==> flow/design.v <==
`timescale 1ns / 1ps
module CPU_Set(
    input CLK,
	 input reset,
	 input [15:0]camera,
	 input [15:0] move_command,
	 input [15:0] data_out,
	 output reg [23:0] memory_location,
	 output reg [15:0] memory_input,
	 output reg [127:0] display,
	 output reg write_memory
    );
    parameter [14:0] termination_line = 15'd22;
	 parameter [4:0] stall = 5'd0;
    parameter [4:0] store = 5'd1;
    parameter [4:0] add = 5'd2;
    parameter [4:0] sub = 5'd3;
    parameter [4:0] move = 5'd4;
    parameter [4:0] sll = 5'd5;
    parameter [4:0] srl = 5'd6;
    parameter [4:0] load_hi_reg = 5'd7;
    parameter [4:0] load_lo_reg = 5'd8;
    parameter [4:0] jump = 5'd9;
    parameter [4:0] set_servo = 5'd10;
    parameter [4:0] load_cam = 5'd11;
    parameter [4:0] move_buffer = 5'd12;
    parameter [4:0] bne = 5'd13;
    parameter [4:0] beq = 5'd14;
    parameter [4:0] slt = 5'd15;
    parameter [4:0] AND = 5'd16;
    parameter [4:0] OR = 5'd17;
    parameter [4:0] NOT = 5'd18;
    parameter [4:0] load = 5'd19;
    parameter [4:0] loadl = 5'd20;
    parameter [4:0] storel = 5'd21;
    parameter [1:0] phase0 = 2'b00;
    parameter [1:0] phase1 = 2'b01;
    parameter [1:0] phase2 = 2'b10;
    parameter [2:0] reg0 = 3'b000;
    parameter [2:0] reg1 = 3'b001;
    parameter [2:0] reg2 = 3'b010;
    parameter [2:0] reg3 = 3'b011;
    parameter [2:0] reg4 = 3'b100;
    parameter [2:0] reg5 = 3'b101;
    parameter [2:0] reg6 = 3'b110;    
	 reg [15:0] word;
	 reg [14:0] pc_counter;
	 reg [7:0] right_servo;  
	 reg [7:0] left_servo;
	 reg [7:0] hi_part;
	 reg [2:0] reg_to_store;
	 reg [1:0] phase;
	 reg memory_flag;
	 reg memory_ready;
	 reg load_store;  
	 reg [15:0] r0;
	 reg [15:0] r1;
	 reg [15:0] r2;
	 reg [15:0] r3;
	 reg [15:0] r4;
	 reg [15:0] r5;
	 reg [15:0] r6;
	 reg [15:0] r7;
	 reg [15:0] tempA;
	 reg [15:0] tempB;
	 reg [10:0] jump_amount;  
	 always@(posedge CLK)
	 begin 
		if(reset)
		begin
			word <= 16'b0;
			pc_counter <= 15'b0;
			right_servo <= 8'b0;
			left_servo <= 8'b0;
			hi_part <= 8'b0;
			reg_to_store <= 3'b0;
			phase <= 2'b11;
			memory_flag <= 1'b0;
			memory_ready <= 1'b0;
			write_memory <= 1'b0;
			load_store <= 1'b1;
			r0 <= 16'b0;
			r1 <= 16'b0;
			r2 <= 16'b0;
			r3 <= 16'b0;
			r4 <= 16'b0;
			r5 <= 16'b0;
			r6 <= 16'b0;
			r7 <= 16'b0;
			jump_amount <= 11'b0;
			memory_location <= 24'b0;
			memory_input <= 16'b0;
			display <= 128'b0;
		end
		else
		begin
		if(pc_counter > termination_line )
            phase <= phase0;
		else
			phase <= phase + 1'b1;	
        case(phase) 
            phase0:
            begin 
					word <= data_out;
					if(memory_flag)
					begin
					  case(reg_to_store)
							reg0: memory_input <= r0;
							reg1:	memory_input <= r1;
							reg2:	memory_input <= r2;
							reg3:	memory_input <= r3;
							reg4:	memory_input <= r4;
							reg5:	memory_input <= r5;
							reg6:	memory_input <= r6;
							default: memory_input <= r7;
					  endcase	
					  memory_ready <= 1'b1;
					end
					else if(data_out[15:11] == loadl)
					begin
						memory_location <= {16'b0, data_out[7:0]};
						memory_ready <= 1'b1;
						reg_to_store <= data_out[10:8];
						load_store <= 1'b1;
					end
					else if(data_out[15:11] == storel)
					begin
						memory_location <= {16'b0, data_out[7:0]};
						memory_ready <= 1'b1;
						load_store <= 1'b0;
						write_memory <= 1'b1;
						case(data_out[10:8])
							reg0: memory_input <= r0;
							reg1:	memory_input <= r1;
							reg2:	memory_input <= r2;
							reg3:	memory_input <= r3;
							reg4:	memory_input <= r4;
							reg5:	memory_input <= r5;
							reg6:	memory_input <= r6;
							default: memory_input <= r7;
					  endcase	
					end
            end
            phase1:
            begin
                if(memory_flag)
                begin
                  write_memory <= ~(load_store);
						memory_location <= {hi_part,word};
						hi_part <= 1'b0;
						memory_flag <= 1'b0;
                end
                else 
                begin
						case(word[15:11])  
							load:
							begin
								 memory_flag <= 1'b1;
								 load_store <= 1'b1;
								 reg_to_store <= word[10:8];
								 hi_part <= word[7:0];
							end
							store:
							begin
								 memory_flag <= 1'b1;
								 load_store <= 1'b0;
								 reg_to_store <= word[10:8];
								 hi_part <= word[7:0];
							end
							add:
							begin
								 case(word[7:5]) 
									  reg0: tempA = r0; 
									  reg1: tempA = r1; 
									  reg2: tempA = r2; 
									  reg3: tempA = r3; 
									  reg4: tempA = r4; 
									  reg5: tempA = r5; 
									  reg6: tempA = r6; 
									  default: tempA = r7;
								 endcase					
								 case(word[4:2]) 
									  reg0: tempB = r0; 
									  reg1: tempB = r1; 
									  reg2: tempB = r2; 
									  reg3: tempB = r3; 
									  reg4: tempB = r4; 
									  reg5: tempB = r5; 
									  reg6: tempB = r6; 
									  default: tempB = r7;
								 endcase					
								 case(word[10:8]) 
									  reg0: r0 <= tempA + tempB;  
									  reg1: r1 <= tempA + tempB;
									  reg2: r2 <= tempA + tempB;
									  reg3: r3 <= tempA + tempB;
									  reg4: r4 <= tempA + tempB;
									  reg5: r5 <= tempA + tempB;
									  reg6: r6 <= tempA + tempB;
									  default: r7 <= tempA + tempB;
								 endcase					
							end
							sub:
							begin
								 case(word[7:5]) 
									  reg0: tempA = r0; 
									  reg1: tempA = r1; 
									  reg2: tempA = r2; 
									  reg3: tempA = r3; 
									  reg4: tempA = r4; 
									  reg5: tempA = r5; 
									  reg6: tempA = r6; 
									  default: tempA = r7;
								 endcase					
								 case(word[4:2]) 
									  reg0: tempB= r0; 
									  reg1: tempB = r1; 
									  reg2: tempB = r2; 
									  reg3: tempB = r3; 
									  reg4: tempB = r4; 
									  reg5: tempB = r5; 
									  reg6: tempB = r6; 
									  default: tempB = r7;
								 endcase					
								 case(word[10:8]) 
									  reg0: r0 <= tempA - tempB;  
									  reg1: r1 <= tempA - tempB;
									  reg2: r2 <= tempA - tempB;
									  reg3: r3 <= tempA - tempB;
									  reg4: r4 <= tempA - tempB;
									  reg5: r5 <= tempA - tempB;
									  reg6: r6 <= tempA - tempB;
									  default: r7 <= tempA - tempB;
								 endcase
							end
							move:
							begin
								 case(word[7:5]) 
									  reg0: tempA = r0; 
									  reg1: tempA = r1; 
									  reg2: tempA = r2; 
									  reg3: tempA = r3; 
									  reg4: tempA = r4; 
									  reg5: tempA = r5; 
									  reg6: tempA = r6; 
									  default: tempA = r7;
								 endcase					
								 case(word[10:8]) 
									  reg0: r0 <= tempA;
									  reg1: r1 <= tempA;
									  reg2: r2 <= tempA;
									  reg3: r3 <= tempA;
									  reg4: r4 <= tempA;
									  reg5: r5 <= tempA;
									  reg6: r6 <= tempA;
									  default: r7 <= tempA;
								 endcase
							end
							sll:
							begin
								 case(word[7:5]) 
									  reg0: tempA = r0 << word[4:1]; 
									  reg1: tempA = r1 << word[4:1]; 
									  reg2: tempA = r2 << word[4:1]; 
									  reg3: tempA = r3 << word[4:1]; 
									  reg4: tempA = r4 << word[4:1]; 
									  reg5: tempA = r5 << word[4:1]; 
									  reg6: tempA = r6 << word[4:1]; 
									  default: tempA = r7 << word[4:1];
								 endcase					
								 case(word[10:8]) 
									  reg0: r0 <= tempA;
									  reg1: r1 <= tempA;
									  reg2: r2 <= tempA;
									  reg3: r3 <= tempA;
									  reg4: r4 <= tempA;
									  reg5: r5 <= tempA;
									  reg6: r6 <= tempA;
									  default: r7 <= tempA;
								 endcase
							end
							srl:
							begin
								 case(word[7:5]) 
									  reg0: tempA = r0 >> word[4:1]; 
									  reg1: tempA = r1 >> word[4:1]; 
									  reg2: tempA = r2 >> word[4:1]; 
									  reg3: tempA = r3 >> word[4:1]; 
									  reg4: tempA = r4 >> word[4:1]; 
									  reg5: tempA = r5 >> word[4:1]; 
									  reg6: tempA = r6 >> word[4:1]; 
									  default: tempA = r7 >> word[4:1];
								 endcase					
								 case(word[10:8]) 
									  reg0: r0 <= tempA;
									  reg1: r1 <= tempA;
									  reg2: r2 <= tempA;
									  reg3: r3 <= tempA;
									  reg4: r4 <= tempA;
									  reg5: r5 <= tempA;
									  reg6: r6 <= tempA;
									  default: r7 <= tempA;
								 endcase
							end
							load_hi_reg:
							begin
								 case(word[10:8]) 
									  reg0: r0[15:8] <= word[7:0];
									  reg1: r1[15:8] <= word[7:0];
									  reg2: r2[15:8] <= word[7:0];
									  reg3: r3[15:8] <= word[7:0];
									  reg4: r4[15:8] <= word[7:0];
									  reg5: r5[15:8] <= word[7:0];
									  reg6: r6[15:8] <= word[7:0];
									  default: r7[15:8] <= word[7:0];
								 endcase
							end
							load_lo_reg:
							begin
								 case(word[10:8]) 
									  reg0: r0[7:0] <= word[7:0];
									  reg1: r1[7:0] <= word[7:0];
									  reg2: r2[7:0] <= word[7:0];
									  reg3: r3[7:0] <= word[7:0];
									  reg4: r4[7:0] <= word[7:0];
									  reg5: r5[7:0] <= word[7:0];
									  reg6: r6[7:0] <= word[7:0];
									  default: r7[7:0] <= word[7:0];
								 endcase
							end
							jump:
							begin
								 jump_amount <= word[10:0];
							end
							set_servo:
							begin
								 case(word[10:8]) 
									  reg0:
									  begin
											right_servo <= r0[7:0];
											left_servo <= r0[15:8];
									  end
									  reg1:
									  begin
											right_servo <= r1[7:0];
											left_servo <= r1[15:8];
									  end
									  reg2:
									  begin
											right_servo <= r2[7:0];
											left_servo <= r2[15:8];
									  end
									  reg3:
									  begin
											right_servo <= r3[7:0];
											left_servo <= r3[15:8];
									  end
									  reg4:
									  begin
											right_servo <= r4[7:0];
											left_servo <= r4[15:8];
									  end
									  reg5:
									  begin
											right_servo <= r5[7:0];
											left_servo <= r5[15:8];
									  end
									  reg6:
									  begin
											right_servo <= r6[7:0];
											left_servo <= r6[15:8];
									  end
									  default:
									  begin
											right_servo <= r7[7:0];
											left_servo <= r7[15:8];
									  end
								 endcase
							end
							load_cam:
							begin
								 case(word[10:8]) 
									  reg0: r0 <= camera;
									  reg1: r1 <= camera;
									  reg2: r2 <= camera;
									  reg3: r3 <= camera;
									  reg4: r4 <= camera;
									  reg5: r5 <= camera;
									  reg6: r6 <= camera;
									  default: r7 <= camera;
								 endcase
							end
							move_buffer:
							begin
								 case(word[10:8]) 
									  reg0: r0 <= move_command;
									  reg1: r1 <= move_command;
									  reg2: r2 <= move_command;
									  reg3: r3 <= move_command;
									  reg4: r4 <= move_command;
									  reg5: r5 <= move_command;
									  reg6: r6 <= move_command;
									  default: r7 <= move_command;
								 endcase
							end
							bne:
							begin
								 case(word[10:8]) 
									  reg0: tempA = r0; 
									  reg1: tempA = r1; 
									  reg2: tempA = r2; 
									  reg3: tempA = r3; 
									  reg4: tempA = r4; 
									  reg5: tempA = r5; 
									  reg6: tempA = r6; 
									  default: tempA = r7;
								 endcase					
								 case(word[7:5]) 
									  reg0: tempB= r0; 
									  reg1: tempB = r1; 
									  reg2: tempB = r2; 
									  reg3: tempB = r3; 
									  reg4: tempB = r4; 
									  reg5: tempB = r5; 
									  reg6: tempB = r6; 
									  default: tempB = r7;
								 endcase		
								 if(tempA != tempB)
								 begin
									  jump_amount <= {6'b0, word[4:0]};
								 end
								 else
								 begin
									  jump_amount <= 11'b0;
								 end
							end
							beq:
							begin
								 case(word[10:8]) 
									  reg0: tempA = r0; 
									  reg1: tempA = r1; 
									  reg2: tempA = r2; 
									  reg3: tempA = r3; 
									  reg4: tempA = r4; 
									  reg5: tempA = r5; 
									  reg6: tempA = r6; 
									  default: tempA = r7;
								 endcase					
								 case(word[7:5]) 
									  reg0: tempB = r0; 
									  reg1: tempB = r1; 
									  reg2: tempB = r2; 
									  reg3: tempB = r3; 
									  reg4: tempB = r4; 
									  reg5: tempB = r5; 
									  reg6: tempB = r6; 
									  default: tempB = r7;
								 endcase		
								 if(tempA == tempB)
								 begin
									  jump_amount <= {6'b0 , word[4:0]};
								 end
								 else
								 begin
									  jump_amount <= 11'b0;
								 end
							end
							slt:
							begin
								 case(word[7:5]) 
									  reg0: tempA = r0; 
									  reg1: tempA = r1; 
									  reg2: tempA = r2; 
									  reg3: tempA = r3; 
									  reg4: tempA = r4; 
									  reg5: tempA = r5; 
									  reg6: tempA = r6; 
									  default: tempA = r7;
								 endcase					
								 case(word[4:2]) 
									  reg0: tempB = r0; 
									  reg1: tempB = r1; 
									  reg2: tempB = r2; 
									  reg3: tempB = r3; 
									  reg4: tempB = r4; 
									  reg5: tempB = r5; 
									  reg6: tempB = r6; 
									  default: tempB = r7;
								 endcase		
								 case(word[10:8]) 
									  reg0: r0 <= tempA < tempB;
									  reg1: r1 <= tempA < tempB;
									  reg2: r2 <= tempA < tempB;
									  reg3: r3 <= tempA < tempB;
									  reg4: r4 <= tempA < tempB;
									  reg5: r5 <= tempA < tempB;
									  reg6: r6 <= tempA < tempB;
									  default: r7 <= tempA < tempB;
								 endcase
							end
							AND:
							begin
								 case(word[7:5]) 
									  reg0: tempA = r0; 
									  reg1: tempA = r1; 
									  reg2: tempA = r2; 
									  reg3: tempA = r3; 
									  reg4: tempA = r4; 
									  reg5: tempA = r5; 
									  reg6: tempA = r6; 
									  default: tempA = r7;
								 endcase					
								 case(word[4:2]) 
									  reg0: tempB = r0; 
									  reg1: tempB = r1; 
									  reg2: tempB = r2; 
									  reg3: tempB = r3; 
									  reg4: tempB = r4; 
									  reg5: tempB = r5; 
									  reg6: tempB = r6; 
									  default: tempB = r7;
								 endcase		
								 case(word[10:8]) 
									  reg0: r0 <= tempA & tempB;
									  reg1: r1 <= tempA & tempB;
									  reg2: r2 <= tempA & tempB;
									  reg3: r3 <= tempA & tempB;
									  reg4: r4 <= tempA & tempB;
									  reg5: r5 <= tempA & tempB;
									  reg6: r6 <= tempA & tempB;
									  default: r7 <= tempA & tempB;
								 endcase
							end
							OR:
							begin
								 case(word[7:5]) 
									  reg0: tempA = r0; 
									  reg1: tempA = r1; 
									  reg2: tempA = r2; 
									  reg3: tempA = r3; 
									  reg4: tempA = r4; 
									  reg5: tempA = r5; 
									  reg6: tempA = r6; 
									  default: tempA = r7;
								 endcase					
								 case(word[4:2]) 
									  reg0: tempB = r0; 
									  reg1: tempB = r1; 
									  reg2: tempB = r2; 
									  reg3: tempB = r3; 
									  reg4: tempB = r4; 
									  reg5: tempB = r5; 
									  reg6: tempB = r6; 
									  default: tempB = r7;
								 endcase		
								 case(word[10:8]) 
									  reg0: r0 <= tempA | tempB;
									  reg1: r1 <= tempA | tempB;
									  reg2: r2 <= tempA | tempB;
									  reg3: r3 <= tempA | tempB;
									  reg4: r4 <= tempA | tempB;
									  reg5: r5 <= tempA | tempB;
									  reg6: r6 <= tempA | tempB;
									  default: r7 <= tempA | tempB;
								 endcase
							end
							NOT:
							begin
								 case(word[7:5]) 
									  reg0: tempA = r0; 
									  reg1: tempA = r1; 
									  reg2: tempA = r2; 
									  reg3: tempA = r3; 
									  reg4: tempA = r4; 
									  reg5: tempA = r5; 
									  reg6: tempA = r6; 
									  default: tempA = r7;
								 endcase
								 case(word[10:8]) 
									  reg0: r0 <= ~(tempA);
									  reg1: r1 <= ~(tempA);
									  reg2: r2 <= ~(tempA);
									  reg3: r3 <= ~(tempA);
									  reg4: r4 <= ~(tempA);
									  reg5: r5 <= ~(tempA);
									  reg6: r6 <= ~(tempA);
									  default: r7 <= ~(tempA);
								 endcase
							end
							storel:
							begin
								write_memory <= 1'b0;
							end
							default:
							begin
							end
						endcase
               end
            end
            phase2:
				begin
					write_memory <= 1'b0;
					if (memory_ready && load_store)
					begin
						memory_ready <= 1'b0;
						case(reg_to_store)
							reg0: r0 <= data_out;
							reg1:	r1 <= data_out;
							reg2:	r2 <= data_out;
							reg3:	r3 <= data_out;
							reg4:	r4 <= data_out;
							reg5:	r5 <= data_out;
							reg6:	r6 <= data_out;
							default: r7 <= data_out;
						endcase
					end
					if(jump_amount > 1'b0)
					begin
						if(jump_amount[0] == 1'b1)
						begin
							memory_location <= {9'b0,pc_counter - jump_amount[10:1]};
							pc_counter <= pc_counter - jump_amount[10:1];
						end
						else
						begin
							memory_location <= {9'b0,pc_counter + jump_amount[10:1]};
							pc_counter <= pc_counter + jump_amount[10:1];
						end
						jump_amount <= 11'b0;
					end
					else
					begin
						memory_location <= {9'b0,pc_counter + 1'b1};
						pc_counter <= pc_counter + 1'b1;
					end
				end
            default:  
            begin
					display <= {r7,r6,r5,r4,r3,r2,r1,r0};
            end				
        endcase
	 end
		end
endmodule
Reports on CPU_Set
Tool output for the design above, in the order of the flow.
Lines are those of the file above, counted from 1.
Operators carry their Yosys type and port widths (W data, S select, Z words).
Cell names lack the library's common part.
{"block": "setup", "top_module": "CPU_Set", "clk_port": "CLK", "lib": "sky130hd", "pvt_corner": "tt_025C_1v80"}

Word-level counts
Source: Yosys, flattened and elaborated, memories not mapped. Widths are those after wreduce. Registers that Yosys merges into a memory's read port (data or address) are not register bits. Print and check cells do not count.
{"block": "bits", "register_bits": 355, "word_cells": 658, "output_inout_bits": 169, "input_bits": 50}
{"block": "classes", "cmp": 3, "reduce_logical": 41, "eq_ne": 184, "n_logic": 4, "shifts": 16, "n_addsub": 6, "muxes": 375}
{"block": "op_table", "operator": "$mux W8", "count": 234}
{"block": "op_table", "operator": "$pmux W8 S12", "count": 16}
{"block": "op_table", "operator": "$mux W16", "count": 63}
{"block": "op_table", "operator": "$pmux W16 S7", "count": 7}
{"block": "op_table", "operator": "$ne A3 B3 Y1 const B", "count": 107}
{"block": "op_table", "operator": "$reduce_and A17 Y1", "count": 16}
{"block": "op_table", "operator": "$pmux W8 S2", "count": 16}
{"block": "op_table", "operator": "$shl A16 B4 Y16", "count": 8}
{"block": "op_table", "operator": "$shr A16 B4 Y16", "count": 8}
{"block": "op_table", "operator": "$mux W24", "count": 4}
{"block": "op_table", "operator": "$pmux W24 S3", "count": 1}
{"block": "op_table", "operator": "$mux W15", "count": 4}
{"block": "op_table", "operator": "$eq A3 B3 Y1 const B", "count": 15}
{"block": "op_table", "operator": "$ne A2 B2 Y1 const B", "count": 18}
{"block": "op_table", "operator": "$eq A5 B4 Y1 const B", "count": 7}
{"block": "op_table", "operator": "$eq A5 B5 Y1 const B", "count": 7}
{"block": "op_table", "operator": "$pmux W11 S3", "count": 1}
{"block": "op_table", "operator": "$eq A3 B2 Y1 const B", "count": 10}
{"block": "op_table", "operator": "$ne A13 B13 Y1 const B", "count": 2}
{"block": "op_table", "operator": "$pmux W11 S2", "count": 1}
{"block": "op_table", "operator": "$mux W11", "count": 2}
{"block": "op_table", "operator": "$eq A5 B3 Y1 const B", "count": 4}
{"block": "op_table", "operator": "$add A16 B16 Y16", "count": 1}
{"block": "op_table", "operator": "$sub A16 B16 Y16", "count": 1}
{"block": "op_table", "operator": "$lt A16 B16 Y1", "count": 1}
{"block": "op_table", "operator": "$eq A16 B16 Y1", "count": 1}
{"block": "op_table", "operator": "$ne A16 B16 Y1", "count": 1}
{"block": "op_table", "operator": "$and A16 B16 Y16", "count": 1}
Not listed: further kinds 34, cells in them 72.

Depth
Longest topological path by Yosys (ltp), each cell counted once; first at word level (registers and memories cut), then after technology mapping (sequential cells cut; the memories' decode and read muxes count).
{"block": "logic_depth", "word_depth": 11, "abc_area": 0, "depth_mapped": 22, "mapped_depth_nobuf": 19}

After synthesis
The flow's flattened synthesis, as Yosys stat reports it; memories are mapped. The netlist is that of the ABC_AREA named above (0 if unset); the other value can give another one.
{"block": "by_type", "type": "dfxtp_1", "count": 355, "area_total_um2": 7.11E+03}
{"block": "by_type", "type": "mux2i_1", "count": 240, "area_total_um2": 2.4E+03}
{"block": "by_type", "type": "nor2_1", "count": 412, "area_total_um2": 1.55E+03}
{"block": "by_type", "type": "mux4_2", "count": 56, "area_total_um2": 1261.21}
{"block": "by_type", "type": "o21ai_0", "count": 249, "area_total_um2": 1.25E+03}
{"block": "by_type", "type": "clkbuf_1", "count": 281, "area_total_um2": 1.05E+03}
{"block": "by_type", "type": "a21oi_1", "count": 208, "area_total_um2": 1.04E+03}
{"block": "by_type", "type": "nand3_1", "count": 206, "area_total_um2": 1.03E+03}
{"block": "by_type", "type": "ha_1", "count": 67, "area_total_um2": 838.304}
{"block": "by_type", "type": "nand2_1", "count": 222, "area_total_um2": 833.299}
{"block": "by_type", "type": "mux2_2", "count": 62, "area_total_um2": 698.17}
{"block": "by_type", "type": "a31oi_1", "count": 60, "area_total_um2": 375.36}
{"block": "by_type", "type": "nor3_1", "count": 75, "area_total_um2": 375.36}
{"block": "by_type", "type": "a221oi_1", "count": 40, "area_total_um2": 350.336}
{"block": "by_type", "type": "a211oi_1", "count": 44, "area_total_um2": 330.317}
{"block": "by_type", "type": "a22oi_1", "count": 44, "area_total_um2": 330.317}
{"block": "by_type", "type": "xnor2_1", "count": 37, "area_total_um2": 324.061}
{"block": "by_type", "type": "inv_1", "count": 85, "area_total_um2": 319.056}
Not listed: further types 79, cells in them 867.
{"block": "mapped", "synth_area_mm2": 0.0279368, "stdcells": 3610, "ffs": 355, "n_buf": 394, "sequential_area_mm2": 0.0071068}

Timing after synthesis
Path of least setup slack by OpenSTA after synthesis, without wires, with an ideal clock, recovery checks aside; 20% of the period is set as input and as output delay. Where synthesis merged equal registers, the netlist keeps one of their names.
{"block": "synth_path", "path_kind": "flip-flop to flip-flop", "startpoint": "register word[2]", "endpoint": "register r2[0]", "setup_ns": 0.117, "arrival_time_ns": 4.881, "path_delay_ns": 4.998, "launch_ns": 0.000, "clock_period_ns": 10.0, "n_path_buf": 5, "path_slack_ns": 5.002, "driving_pins": 17, "required_ns": 9.883, "period_less_setup_slack_ns": 4.998}
"path_delay_ns" is the arrival time less input delay plus setup time.
"driving_pins": output pins that drive a net of the path, with the launching flip-flop's if there is one; two outputs of one cell count as two.
"period_less_setup_slack_ns" = period - worst setup slack (recovery checks aside). The figure is calculated, with input and output delays left at 20% of the set period.
The rows between start and end are the longest chain of elaborated cells between them; the timing report does not say that the signal goes this way. Where chains are equally long, one stands for them.
Each line given opens the expression or statement behind the cell; cells for indexed reads and writes are added by Yosys, which also makes memories of some case tables.
At most two assigning lines are given for a register; there are more.
{"block": "synth_between", "cell_sequence": "dfxtp_1 clkbuf_1 clkbuf_1 clkbuf_1 buf_1 mux4_2 o221a_2 ha_1 clkbuf_1 or4_1 or4_1 a31oi_1 o311a_1 nor4_1 nor4_1 o311ai_1 a32o_1", "elab_chain_len": 11, "cells_between": 61, "classes_between": "2 x add/sub; 1 x compare; 6 x eq/ne; 16 x shift; 33 x mux; 2 x logic; 1 x reduce/logical"}
{"block": "synth_rtl", "item": "start, declared", "line": 46, "source": "reg [15:0] word;"}
{"block": "synth_rtl", "item": "start, assigned", "line": 71, "source": "word <= 16'b0;"}
{"block": "synth_rtl", "item": "start, assigned", "line": 104, "source": "word <= data_out;"}
{"block": "synth_rtl", "item": "$eq A3 B3 Y1", "line": 480, "source": "case(word[4:2])"}
{"block": "synth_rtl", "item": "$pmux W16 S7", "line": 480}
{"block": "synth_rtl", "item": "$mux W16", "line": 155, "source": "case(word[15:11])"}
{"block": "synth_rtl", "item": "$mux W16", "line": 146, "source": "if(memory_flag)"}
{"block": "synth_rtl", "item": "$mux W16", "line": 101, "source": "case(phase)"}
{"block": "synth_rtl", "item": "$mux W16", "line": 69, "source": "if(reset)"}
{"block": "synth_rtl", "item": "$lt A16 B16 Y1", "line": 493, "source": "reg2: r2 <= tempA < tempB;"}
{"block": "synth_rtl", "item": "$mux W8", "line": 490, "source": "case(word[10:8])"}
{"block": "synth_rtl", "item": "$pmux W8 S12", "line": 155}
{"block": "synth_rtl", "item": "$mux W8", "line": 146}
{"block": "synth_rtl", "item": "$pmux W8 S2", "line": 101}
{"block": "synth_rtl", "item": "end, assigned", "line": 195, "source": "reg2: r2 <= tempA + tempB;"}
{"block": "synth_rtl", "item": "end, assigned", "line": 228, "source": "reg2: r2 <= tempA - tempB;"}
{"block": "synth_rtl", "item": "end, declared", "line": 58, "source": "reg [15:0] r2;"}

Timing after layout
From the final timing report of run 1: the path of least setup slack in the routed layout; clock arrival at registers is part of the times.
{"block": "layout_path", "path_kind": "flip-flop to flip-flop", "startpoint": "register word[3]", "endpoint": "register r5[12]", "driving_pins": 17, "arrival_time_ns": 6.32, "required_ns": 11.04, "n_path_buf": 2, "setup_ns": 0.15, "path_slack_ns": 4.72, "clock_period_ns": 10.6, "launch_ns": 0.60}
The rows between start and end are the longest chain of elaborated cells between them; the timing report does not say that the signal goes this way. Where chains are equally long, one stands for them.
At most two assigning lines are given for a register; there are more.
{"block": "layout_between", "cell_sequence": "dfxtp_2 buf_4 buf_4 mux2i_1 nor2_1 a311oi_1 a31oi_1 o22a_1 ha_1 or4_1 or4_1 a31oi_1 nor3_1 nor3_1 nand4_1 a31oi_1 o21ai_0", "elab_chain_len": 11, "cells_between": 55, "classes_between": "2 x add/sub; 6 x eq/ne; 16 x shift; 28 x mux; 2 x logic; 1 x reduce/logical"}
{"block": "layout_rtl", "item": "start, declared", "line": 46, "source": "reg [15:0] word;"}
{"block": "layout_rtl", "item": "start, assigned", "line": 71, "source": "word <= 16'b0;"}
{"block": "layout_rtl", "item": "start, assigned", "line": 104, "source": "word <= data_out;"}
{"block": "layout_rtl", "item": "$eq A3 B3 Y1", "line": 215, "source": "case(word[4:2])"}
{"block": "layout_rtl", "item": "$pmux W16 S7", "line": 215}
{"block": "layout_rtl", "item": "$mux W16", "line": 155, "source": "case(word[15:11])"}
{"block": "layout_rtl", "item": "$mux W16", "line": 146, "source": "if(memory_flag)"}
{"block": "layout_rtl", "item": "$mux W16", "line": 101, "source": "case(phase)"}
{"block": "layout_rtl", "item": "$mux W16", "line": 69, "source": "if(reset)"}
{"block": "layout_rtl", "item": "$sub A16 B16 Y16", "line": 231, "source": "reg5: r5 <= tempA - tempB;"}
{"block": "layout_rtl", "item": "$mux W8", "line": 225, "source": "case(word[10:8])"}
{"block": "layout_rtl", "item": "$pmux W8 S12", "line": 155}
{"block": "layout_rtl", "item": "$mux W8", "line": 146}
{"block": "layout_rtl", "item": "$pmux W8 S2", "line": 101}
{"block": "layout_rtl", "item": "end, assigned", "line": 198, "source": "reg5: r5 <= tempA + tempB;"}
{"block": "layout_rtl", "item": "end, assigned", "line": 231}
{"block": "layout_rtl", "item": "end, declared", "line": 61, "source": "reg [15:0] r5;"}

Hand-over note for CPU_Set

CPU_Set through Yosys and OpenROAD on sky130hd: 6 stored runs, unordered, with their settings and measured results. The constraints put input and output delay at 20% of the set period each and load the outputs with 0.01 pF.
By "achieved_clock_period_ns" is meant the clock period of the run minus its worst setup slack. This is arithmetic on one report: input and output delays are still those of the set period (20% each).
"worst_setup_path_time_ns" means the part of the period allowed to the worst setup path (the constraints hold back 20% at inputs and 20% at outputs) less its slack; where the path has registers, the arrival times of their clocks count too.
"power_w": no workload was simulated; the value follows from the tool's default switching activity.

{"run": "run 1", "settings": { "CAP_MARGIN": 40, "CORE_ASPECT_RATIO": 1.08, "CORE_MARGIN": 9, "CORE_UTILIZATION": 49, "HOLD_SLACK_MARGIN": 0.05, "PLACE_DENSITY_LB_ADDON": 0.27, "SLEW_MARGIN": 40, "period_ns": 10.6 }, "results": { "synth_area_mm2": 0.0279368, "die_area_mm2": 0.0659401, "finalCellArea_mm2": 0.0319106, "finish.utilization_pct": 56.8, "timing.setup.ws_ns": 4.721, "fin_tns_ns": 0.000, "power_w": 0.0103, "achieved_clock_period_ns": 5.879, "worst_setup_path_time_ns": 5.88, "timing.worst_path_kind": "flip-flop to flip-flop" }}
{"run": "run 2", "settings": { "period_ns": 6.77, "CAP_MARGIN": 20, "CORE_MARGIN": 2, "CORE_UTILIZATION": 40, "SLEW_MARGIN": 20 }, "results": { "synth_area_mm2": 0.0279368, "die_area_mm2": 0.0719715, "finalCellArea_mm2": 0.0323761, "finish.utilization_pct": 47.0, "timing.setup.ws_ns": 0.974, "fin_tns_ns": 0.000, "power_w": 0.016468, "achieved_clock_period_ns": 5.796, "worst_setup_path_time_ns": 5.80, "timing.worst_path_kind": "flip-flop to flip-flop" }}
{"run": "run 3", "settings": { "ABC_AREA": 1, "CELL_PAD_IN_SITES_DETAIL_PLACEMENT": 0, "CORE_ASPECT_RATIO": 1.35, "CORE_UTILIZATION": 55, "CTS_CLUSTER_DIAMETER": 112, "CTS_CLUSTER_SIZE": 37, "GPL_ROUTABILITY_DRIVEN": 0, "GPL_TIMING_DRIVEN": 1, "MAX_ROUTING_LAYER": "met5", "MIN_ROUTING_LAYER": "met2", "PLACE_DENSITY_LB_ADDON": 0.06, "SETUP_SLACK_MARGIN": 0.46, "SLEW_MARGIN": 10, "TNS_END_PERCENT": 50, "period_ns": 6.59, "CAP_MARGIN": 20, "CORE_MARGIN": 2 }, "outcome": "incomplete, routing halted on GRT-0116"}
{"run": "run 4", "settings": { "CORE_MARGIN": 4, "CORE_UTILIZATION": 25, "MAX_ROUTING_LAYER": "met5", "PLACE_DENSITY": 0.39, "SETUP_SLACK_MARGIN": 0.68, "TNS_END_PERCENT": 40, "period_ns": 6.77, "CAP_MARGIN": 20, "SLEW_MARGIN": 20 }, "results": { "synth_area_mm2": 0.0279368, "die_area_mm2": 0.117159, "finalCellArea_mm2": 0.033407, "finish.utilization_pct": 30.1, "timing.setup.ws_ns": 0.896, "fin_tns_ns": 0.000, "power_w": 0.017088, "achieved_clock_period_ns": 5.874, "worst_setup_path_time_ns": 5.87, "timing.worst_path_kind": "flip-flop to flip-flop" }}
{"run": "run 5", "settings": { "ABC_AREA": 1, "CELL_PAD_IN_SITES_DETAIL_PLACEMENT": 2, "CORE_UTILIZATION": 38, "CTS_CLUSTER_DIAMETER": 112, "CTS_CLUSTER_SIZE": 37, "GPL_ROUTABILITY_DRIVEN": 0, "GPL_TIMING_DRIVEN": 1, "PLACE_DENSITY_LB_ADDON": 0.26, "SETUP_SLACK_MARGIN": 0.08, "period_ns": 6.59, "CAP_MARGIN": 20, "CORE_MARGIN": 2, "SLEW_MARGIN": 20 }, "outcome": "incomplete, placement halted on DPL-0033"}
{"run": "run 6", "settings": { "CELL_PAD_IN_SITES_DETAIL_PLACEMENT": 1, "CELL_PAD_IN_SITES_GLOBAL_PLACEMENT": 2, "CORE_UTILIZATION": 33, "CTS_CLUSTER_DIAMETER": 91, "CTS_CLUSTER_SIZE": 51, "SLEW_MARGIN": 15, "period_ns": 10.0, "CAP_MARGIN": 20, "CORE_MARGIN": 2 }, "results": { "synth_area_mm2": 0.0279368, "die_area_mm2": 0.0870014, "finalCellArea_mm2": 0.0323235, "finish.utilization_pct": 38.6, "timing.setup.ws_ns": 3.701, "fin_tns_ns": 0.000, "power_w": 0.011262, "achieved_clock_period_ns": 6.299, "worst_setup_path_time_ns": 6.30, "timing.worst_path_kind": "flip-flop to flip-flop" }}

End of note.
